==> flow/design.v <==
module adder16_7 (
    input [5:0] alufn,
    input [15:0] a,
    input [15:0] b,
    output reg [15:0] out,
    output reg z,
    output reg n,
    output reg v
  );
  reg [15:0] sum;
  reg [15:0] xb;
  always @* begin
    xb = b ^ {5'h10{alufn[0+0-:1]}};
    case (alufn[0+1-:2])
      2'h0: begin
        sum = a + b;
      end
      2'h1: begin
        sum = a - b;
      end
      2'h2: begin
        sum = a * b;
      end
      2'h3: begin
        sum = xb + 1'h1;
      end
      default: begin
        sum = a - b;
      end
    endcase
    v = (a[15+0-:1] & xb[15+0-:1] & ~sum[15+0-:1]) | (~a[15+0-:1] & ~xb[15+0-:1] & sum[15+0-:1]);
    n = sum[15+0-:1];
    z = (~|sum);
    out = sum;
  end
endmodule
module boolean16_9 (
    input [5:0] alufn,
    input [15:0] a,
    input [15:0] b,
    output reg [15:0] out
  );
  always @* begin
    case (alufn[0+3-:4])
      4'h8: begin
        out = a & b;
      end
      4'he: begin
        out = a | b;
      end
      4'h6: begin
        out = a ^ b;
      end
      4'ha: begin
        out = a;
      end
      default: begin
        out = 16'h0000;
      end
    endcase
  end
endmodule
module compare16_10 (
    input [5:0] alufn,
    input z,
    input v,
    input n,
    output reg [15:0] out
  );
  always @* begin
    case (alufn[1+1-:2])
      2'h1: begin
        out = z;
      end
      2'h2: begin
        out = n ^ v;
      end
      2'h3: begin
        out = z | (n ^ v);
      end
      default: begin
        out = 1'h0;
      end
    endcase
  end
endmodule
module shifter16_8 (
    input [15:0] a,
    input [15:0] b,
    input [5:0] alufn,
    output reg [15:0] out
  );
  always @* begin
    case (alufn[0+1-:2])
      2'h0: begin
        out = a <<< b[0+4-:5];
      end
      2'h1: begin
        out = a >>> b[0+4-:5];
      end
      2'h3: begin
        out = $signed(a) >>> b[0+4-:5];
      end
      default: begin
        out = 1'h0;
      end
    endcase
  end
endmodule
module alu_3 (
    input [5:0] alufn,
    input [15:0] a,
    input [15:0] b,
    output reg [15:0] alu_output
  );
  wire [16-1:0] M_add_out;
  wire [1-1:0] M_add_z;
  wire [1-1:0] M_add_n;
  wire [1-1:0] M_add_v;
  reg [6-1:0] M_add_alufn;
  reg [16-1:0] M_add_a;
  reg [16-1:0] M_add_b;
  adder16_7 add (
    .alufn(M_add_alufn),
    .a(M_add_a),
    .b(M_add_b),
    .out(M_add_out),
    .z(M_add_z),
    .n(M_add_n),
    .v(M_add_v)
  );
  wire [16-1:0] M_shift_out;
  reg [16-1:0] M_shift_a;
  reg [16-1:0] M_shift_b;
  reg [6-1:0] M_shift_alufn;
  shifter16_8 shift (
    .a(M_shift_a),
    .b(M_shift_b),
    .alufn(M_shift_alufn),
    .out(M_shift_out)
  );
  wire [16-1:0] M_bool_out;
  reg [6-1:0] M_bool_alufn;
  reg [16-1:0] M_bool_a;
  reg [16-1:0] M_bool_b;
  boolean16_9 bool (
    .alufn(M_bool_alufn),
    .a(M_bool_a),
    .b(M_bool_b),
    .out(M_bool_out)
  );
  wire [16-1:0] M_comp_out;
  reg [6-1:0] M_comp_alufn;
  reg [1-1:0] M_comp_z;
  reg [1-1:0] M_comp_v;
  reg [1-1:0] M_comp_n;
  compare16_10 comp (
    .alufn(M_comp_alufn),
    .z(M_comp_z),
    .v(M_comp_v),
    .n(M_comp_n),
    .out(M_comp_out)
  );
  always @* begin
    M_add_a = a;
    M_add_b = b;
    M_add_alufn = alufn;
    if (alufn[5:4] == 2'h3) begin
      M_add_alufn[1:0] = 2'h1;
    end
    M_comp_v = M_add_v;
    M_comp_n = M_add_n;
    M_comp_z = M_add_z;
    M_comp_alufn = alufn;
    M_bool_a = a;
    M_bool_b = b;
    M_bool_alufn = alufn;
    M_shift_a = a;
    M_shift_b = b;
    M_shift_alufn = alufn;
    case (alufn[4+1-:2])
      2'h0: begin
        alu_output = M_add_out;
      end
      2'h1: begin
        alu_output = M_bool_out;
      end
      2'h2: begin
        alu_output = M_shift_out;
      end
      2'h3: begin
        alu_output = M_comp_out;
      end
      default: begin
        alu_output = 16'h0000;
      end
    endcase
  end
endmodule
module alu16_top (
    input clk,
    input [5:0] alufn,
    input [15:0] a,
    input [15:0] b,
    output reg [15:0] y
  );
  reg [5:0] alufn_q;
  reg [15:0] a_q;
  reg [15:0] b_q;
  wire [15:0] alu_out;
  alu_3 alu (
    .alufn(alufn_q),
    .a(a_q),
    .b(b_q),
    .alu_output(alu_out)
  );
  always @(posedge clk) begin
    alufn_q <= alufn;
    a_q <= a;
    b_q <= b;
    y <= alu_out;
  end
endmodule
Ticket comment

**Tool chain data of alu16_top**

Each step is given for the RTL above and for the edited RTL.
Lines under "before" count in the file above, lines under "after" in the edited file.
"change" is "after" less "before", of the values as shown.
Operators carry their Yosys type and port widths (W data, S select, Z words).
Library cell names are shortened.
Not given: --

- Design top: alu16_top
- Clock: clk
- Standard-cell library: sky130hd
- Timing corner: tt_025C_1v80

**The edit**

Unified diff, file above to edited file.
The edit is scripted: it alters the design's behaviour and was not made to optimise anything.

```diff
@@ -202,7 +202,9 @@
     input [5:0] alufn,
     input [15:0] a,
-    input [15:0] b,
+    input [15:0] b_pad,
     output reg [15:0] y
   );
+  reg [15:0] b;
+  always @(posedge clk) b <= b_pad;
   reg [5:0] alufn_q;
   reg [15:0] a_q;
```

**Word level**

Yosys after proc, flatten, opt, wreduce and memory -nomap, before mapping. Enables and synchronous resets that opt folds into registers are not counted as muxes. Memory bits, and registers merged into a memory's read port (data or address), are not among the register bits. Print and check cells are not counted.

Word-level totals:

| element | before | after | change |
|---|---|---|---|
| cells after elaboration | 51 | 52 | +1 |
| input bits | 39 | 39 | 0 |
| output and inout bits | 16 | 16 | 0 |
| flip-flop bits (word level) | 54 | 70 | +16 |

Operators by class:

| element | before | after | change |
|---|---|---|---|
| equality and inequality tests | 15 | 15 | 0 |
| bitwise logic cells | 14 | 14 | 0 |
| shifts and indexed selects | 3 | 3 | 0 |
| reduce/logical cells | 5 | 5 | 0 |
| multipliers | 1 | 1 | 0 |
| multiplexer cells | 6 | 6 | 0 |
| add/subtract/negate cells | 3 | 3 | 0 |

Unchanged operator kinds not shown: 24.

**Depth**

Longest topological path by Yosys (ltp), each cell counted once; first at word level (registers and memories cut), then after technology mapping (sequential cells cut; the memories' decode and read muxes count).

Logic depth:

| element | before | after | change |
|---|---|---|---|
| depth in word-level cells | 12 | 12 | 0 |
| ABC_AREA | 0 | 0 | -- |
| mapped depth | 26 | 26 | 0 |
| mapped depth without buffers | 23 | 23 | 0 |

**Mapped cells and area**

The flow's flattened synthesis, as Yosys stat reports it; memories are mapped. The netlist is that of the ABC_AREA named above (0 if unset); the other value can give another one.

Cell types:

| cell | before | after | change |
|---|---|---|---|
| dfxtp_1 | 54 | 70 | +16 |

Unchanged cell types not shown: 77.

Synthesis totals:

| element | before | after | change |
|---|---|---|---|
| mapped area (sq um) | 9,031.2 | 9,351.5 | +320.3 |
| buffer cells | 66 | 66 | 0 |
| flip-flops | 54 | 70 | +16 |
| sequential part of the area (sq um) | 1,081.0 | 1,401.3 | +320.3 |
| standard cells after synthesis | 1,172 | 1,188 | +16 |

By module: a second synthesis without flattening, with its own total; a netlist apart from the flattened one above.

Unflattened totals:

| element | before | after | change |
|---|---|---|---|
| cells (unflattened synthesis) | 1,178 | 1,192 | +14 |
| area (unflattened synthesis) (sq um) | 10,174.8 | 10,341.2 | +166.4 |

Each row is one instance without its submodules.

By module, before:

| module | area (sq um) | cells | instances | sequential area (sq um) |
|---|---|---|---|---|
| adder16_7 | 5,831.8 | 734 | 1 | 0.0 |
| shifter16_8 | 1,614.0 | 212 | 1 | 0.0 |
| alu16_top | 1,081.0 | 54 | 1 | 1,081.0 |
| boolean16_9 | 1,066.0 | 138 | 1 | 0.0 |
| alu_3 | 447.9 | 22 | 1 | 0.0 |
| compare16_10 | 133.9 | 18 | 1 | 0.0 |

By module, after:

| module | area (sq um) | cells | instances | sequential area (sq um) |
|---|---|---|---|---|
| adder16_7 | 5,677.9 | 732 | 1 | 0.0 |
| shifter16_8 | 1,614.0 | 212 | 1 | 0.0 |
| alu16_top | 1,401.3 | 70 | 1 | 1,401.3 |
| boolean16_9 | 1,066.0 | 138 | 1 | 0.0 |
| alu_3 | 447.9 | 22 | 1 | 0.0 |
| compare16_10 | 133.9 | 18 | 1 | 0.0 |

**Path before layout**

Source: OpenSTA report_checks on the synthesized netlist (no wires, ideal clock, input and output delay 20% of the period each), path of least setup slack; recovery checks are left aside. Register names are those of the netlist, which keeps one name where synthesis merged equal registers.

Timing path post-synthesis:

| element | before | after | change |
|---|---|---|---|
| path kind | register to register | register to register | -- |
| from | reg b_q[1] | reg b_q[1] | -- |
| to | reg y[0] | reg y[0] | -- |
| buffers on the path | 3 | 3 | 0 |
| arrival time (ns) | 6.144 | 6.144 | 0.000 |
| clock period (ns) | 6.5 | 6.5 | 0.0 |
| driving pins on the path | 24 | 24 | 0 |
| launch time at the first pin (ns) | 0.000 | 0.000 | 0.000 |
| data required time (ns) | 6.371 | 6.371 | 0.000 |
| setup slack (ns) | 0.227 | 0.227 | 0.000 |
| path delay (ns) | 6.273 | 6.273 | 0.000 |
| period reached after synthesis (ns) | 6.273 | 6.273 | 0.000 |

"path delay" is the arrival time less input delay plus setup time.
"driving pins on the path" counts driving pins, that of a launching flip-flop among them; a cell with two outputs on the path counts twice.
"period reached after synthesis" is the clock period less the worst setup slack; recovery checks do not enter. This is arithmetic on one report: input and output delays are still those of the set period (20% each).
Between the ends stands the longest chain of elaborated cells between them, by number of cells; it is not shown to be the way that was timed. Of several equally long chains one is given.
A line is the first line of the expression or statement that the cell stems from. Yosys adds cells for indexed reads and writes and turns some case tables into memories.

Between the ends, post-synthesis, before:
- Cells stage by stage: dfxtp_1 > clkbuf_1 > clkbuf_1 > buf_1 > nand2_1 > fa_1 > fa_1 > fa_1 > inv_1 > ha_1 > fa_1 > inv_1 > fa_1 > inv_1 > ha_1 > or4_1 > o22a_1 > a31oi_1 > o21ai_0 > xnor2_1 > nand2_1 > o211ai_2 > a221oi_2 > o41ai_2
- Length of the longest elaborated chain: 10
- Elaborated cells on any way between the ends: 20
- Those cells by class: 3 x add/sub; 1 x mul; 3 x shift; 4 x mux; 7 x logic; 2 x reduce/logical

Ends and longest elaborated chain, post-synthesis, before:

| element | RTL line | source |
|---|---|---|
| start: declaration | 209 | `reg [15:0] b_q;` |
| start: assignment | 220 | `b_q <= b;` |
| $xor A16 B16 Y16 | 13 | `xb = b ^ {5'h10{alufn[0+0-:1]}};` |
| $add A16 B1 Y16 | 25 | `sum = xb + 1'h1;` |
| $pmux W16 S4 | 14 | `case (alufn[0+1-:2])` |
| $not A1 Y1 | 31 | `v = (a[15+0-:1] & xb[15+0-:1] & ~sum[15+0-:1]) \| (~a[15+0-:1] & ~xb[15+0-:1] & sum[15+0-:1]);` |
| $and A1 B1 Y1 | 31 |  |
| $or A1 B1 Y1 | 31 |  |
| $xor A1 B1 Y1 | 79 | `out = z \| (n ^ v);` |
| $or A1 B16 Y16 | 79 |  |
| $pmux W16 S3 | 71 | `case (alufn[1+1-:2])` |
| $pmux W16 S4 | 181 | `case (alufn[4+1-:2])` |
| end: assignment | 221 | `y <= alu_out;` |
| end: declaration | 205 | `output reg [15:0] y` |

Between the ends, post-synthesis, after:
- Cells stage by stage: dfxtp_1 > clkbuf_1 > clkbuf_1 > buf_1 > nand2_1 > fa_1 > fa_1 > fa_1 > inv_1 > ha_1 > fa_1 > inv_1 > fa_1 > inv_1 > ha_1 > or4_1 > o22a_1 > a31oi_1 > o21ai_0 > xnor2_1 > nand2_1 > o211ai_2 > a221oi_2 > o41ai_2
- Length of the longest elaborated chain: 10
- Elaborated cells on any way between the ends: 20
- Those cells by class: 3 x add/sub; 1 x mul; 3 x shift; 4 x mux; 7 x logic; 2 x reduce/logical

Ends and longest elaborated chain, post-synthesis, after:

| element | RTL line | source |
|---|---|---|
| start: declaration | 211 | `reg [15:0] b_q;` |
| start: assignment | 222 | `b_q <= b;` |
| $xor A16 B16 Y16 | 13 | `xb = b ^ {5'h10{alufn[0+0-:1]}};` |
| $add A16 B1 Y16 | 25 | `sum = xb + 1'h1;` |
| $pmux W16 S4 | 14 | `case (alufn[0+1-:2])` |
| $not A1 Y1 | 31 | `v = (a[15+0-:1] & xb[15+0-:1] & ~sum[15+0-:1]) \| (~a[15+0-:1] & ~xb[15+0-:1] & sum[15+0-:1]);` |
| $and A1 B1 Y1 | 31 |  |
| $or A1 B1 Y1 | 31 |  |
| $xor A1 B1 Y1 | 79 | `out = z \| (n ^ v);` |
| $or A1 B16 Y16 | 79 |  |
| $pmux W16 S3 | 71 | `case (alufn[1+1-:2])` |
| $pmux W16 S4 | 181 | `case (alufn[4+1-:2])` |
| end: assignment | 223 | `y <= alu_out;` |
| end: declaration | 205 | `output reg [15:0] y` |

**Worst path after layout**

Path of least setup slack in the final report of the runs of pair A (OpenROAD, finished layout, wires in). Where an end is a register, its clock arrival counts in the times.

Timing path after layout:

| element | before | after | change |
|---|---|---|---|
| path kind | register to register | register to register | -- |
| from | reg a_q[7] | reg a_q[7] | -- |
| to | reg y[15] | reg y[15] | -- |
| clock period (ns) | 6.35 | 6.35 | 0.00 |
| data required time (ns) | 6.60 | 6.61 | +0.01 |
| launch time at the first pin (ns) | 0.31 | 0.34 | +0.03 |
| arrival time (ns) | 6.29 | 6.39 | +0.10 |
| setup slack (ns) | 0.31 | 0.21 | -0.10 |
| driving pins on the path | 23 | 24 | +1 |
| buffers on the path | 0 | 1 | +1 |

Between the ends, after layout, before:
- Cells stage by stage: dfxtp_1 > inv_2 > nor2_1 > fa_1 > inv_1 > fa_1 > fa_1 > inv_1 > ha_1 > fa_1 > inv_1 > fa_1 > inv_1 > ha_1 > or4_1 > o22a_1 > a31oi_2 > o21ai_0 > xnor2_1 > nand2_1 > o211ai_1 > o21ai_0 > o21ai_0

Ends and longest elaborated chain, after layout, before:

| element | RTL line | source |
|---|---|---|
| start: declaration | 208 | `reg [15:0] a_q;` |
| start: assignment | 219 | `a_q <= a;` |
| end: assignment | 221 | `y <= alu_out;` |
| end: declaration | 205 | `output reg [15:0] y` |

before: No chain of elaborated cells between the ends is given.

Between the ends, after layout, after:
- Cells stage by stage: dfxtp_1 > inv_1 > nor2_1 > fa_1 > inv_1 > fa_1 > fa_1 > inv_1 > ha_1 > fa_1 > inv_1 > fa_1 > inv_1 > ha_1 > or4_1 > o22a_1 > a31oi_1 > buf_4 > o21ai_0 > xnor2_1 > nand2_1 > o211ai_1 > o21ai_0 > o21ai_0

Ends and longest elaborated chain, after layout, after:

| element | RTL line | source |
|---|---|---|
| start: declaration | 210 | `reg [15:0] a_q;` |
| start: assignment | 221 | `a_q <= a;` |
| end: assignment | 223 | `y <= alu_out;` |
| end: declaration | 205 | `output reg [15:0] y` |

after: No chain of elaborated cells between the ends is given.

**Layout results**

Runs of the flow (Yosys, OpenROAD) on both versions; the two runs of a pair have the same settings. The constraints put input and output delay at 20% of the set period each and load the outputs with 0.01 pF.

Flow settings, pair A:
- CORE_UTILIZATION: 40
- period_ns: 6.35
- CAP_MARGIN: 20
- CORE_MARGIN: 2
- SLEW_MARGIN: 20

Results, pair A:

| element | before | after | change |
|---|---|---|---|
| worst setup slack after layout (ns) | 0.306 | 0.214 | -0.092 |
| post-synthesis cell area (sq um) | 9,031.2 | 9,351.5 | +320.3 |
| achieved period (ns) | 6.044 | 6.136 | +0.092 |
| worst hold slack after layout (ns) | 0.724 | 0.325 | -0.399 |
| total die area (sq um) | 23,796.1 | 24,617.6 | +821.5 |
| standard-cell area of the final layout (sq um) | 10,287.4 | 10,787.8 | +500.4 |
| total power after layout (W) | 0.003296 | 0.003598 | +0.000302 |

Flow settings, pair B:
- ABC_AREA: 1
- CELL_PAD_IN_SITES_GLOBAL_PLACEMENT: 1
- CORE_ASPECT_RATIO: 0.78
- CORE_UTILIZATION: 54
- CTS_CLUSTER_DIAMETER: 267
- GPL_TIMING_DRIVEN: 1
- MAX_ROUTING_LAYER: met4
- PLACE_DENSITY: 0.47
- SETUP_SLACK_MARGIN: -0.32
- SLEW_MARGIN: 40
- TNS_END_PERCENT: 75
- period_ns: 4.3
- CAP_MARGIN: 20
- CORE_MARGIN: 2

Results, pair B:

| element | before | after | change |
|---|---|---|---|
| worst setup slack after layout (ns) | -1.011 | -1.180 | -0.169 |
| post-synthesis cell area (sq um) | 9,834.4 | 10,154.7 | +320.3 |
| achieved period (ns) | 5.311 | 5.480 | +0.169 |
| worst hold slack after layout (ns) | 0.709 | 0.325 | -0.384 |
| total die area (sq um) | 19,315.4 | 19,926.3 | +610.9 |
| standard-cell area of the final layout (sq um) | 12,309.3 | 12,723.5 | +414.2 |
| total power after layout (W) | 0.006707 | 0.007169 | +0.000462 |

By "achieved period" is meant the clock period of the run minus its worst setup slack. This is arithmetic on one report: input and output delays are still those of the set period (20% each).
"total power after layout": no workload was simulated; the value follows from the tool's default switching activity.
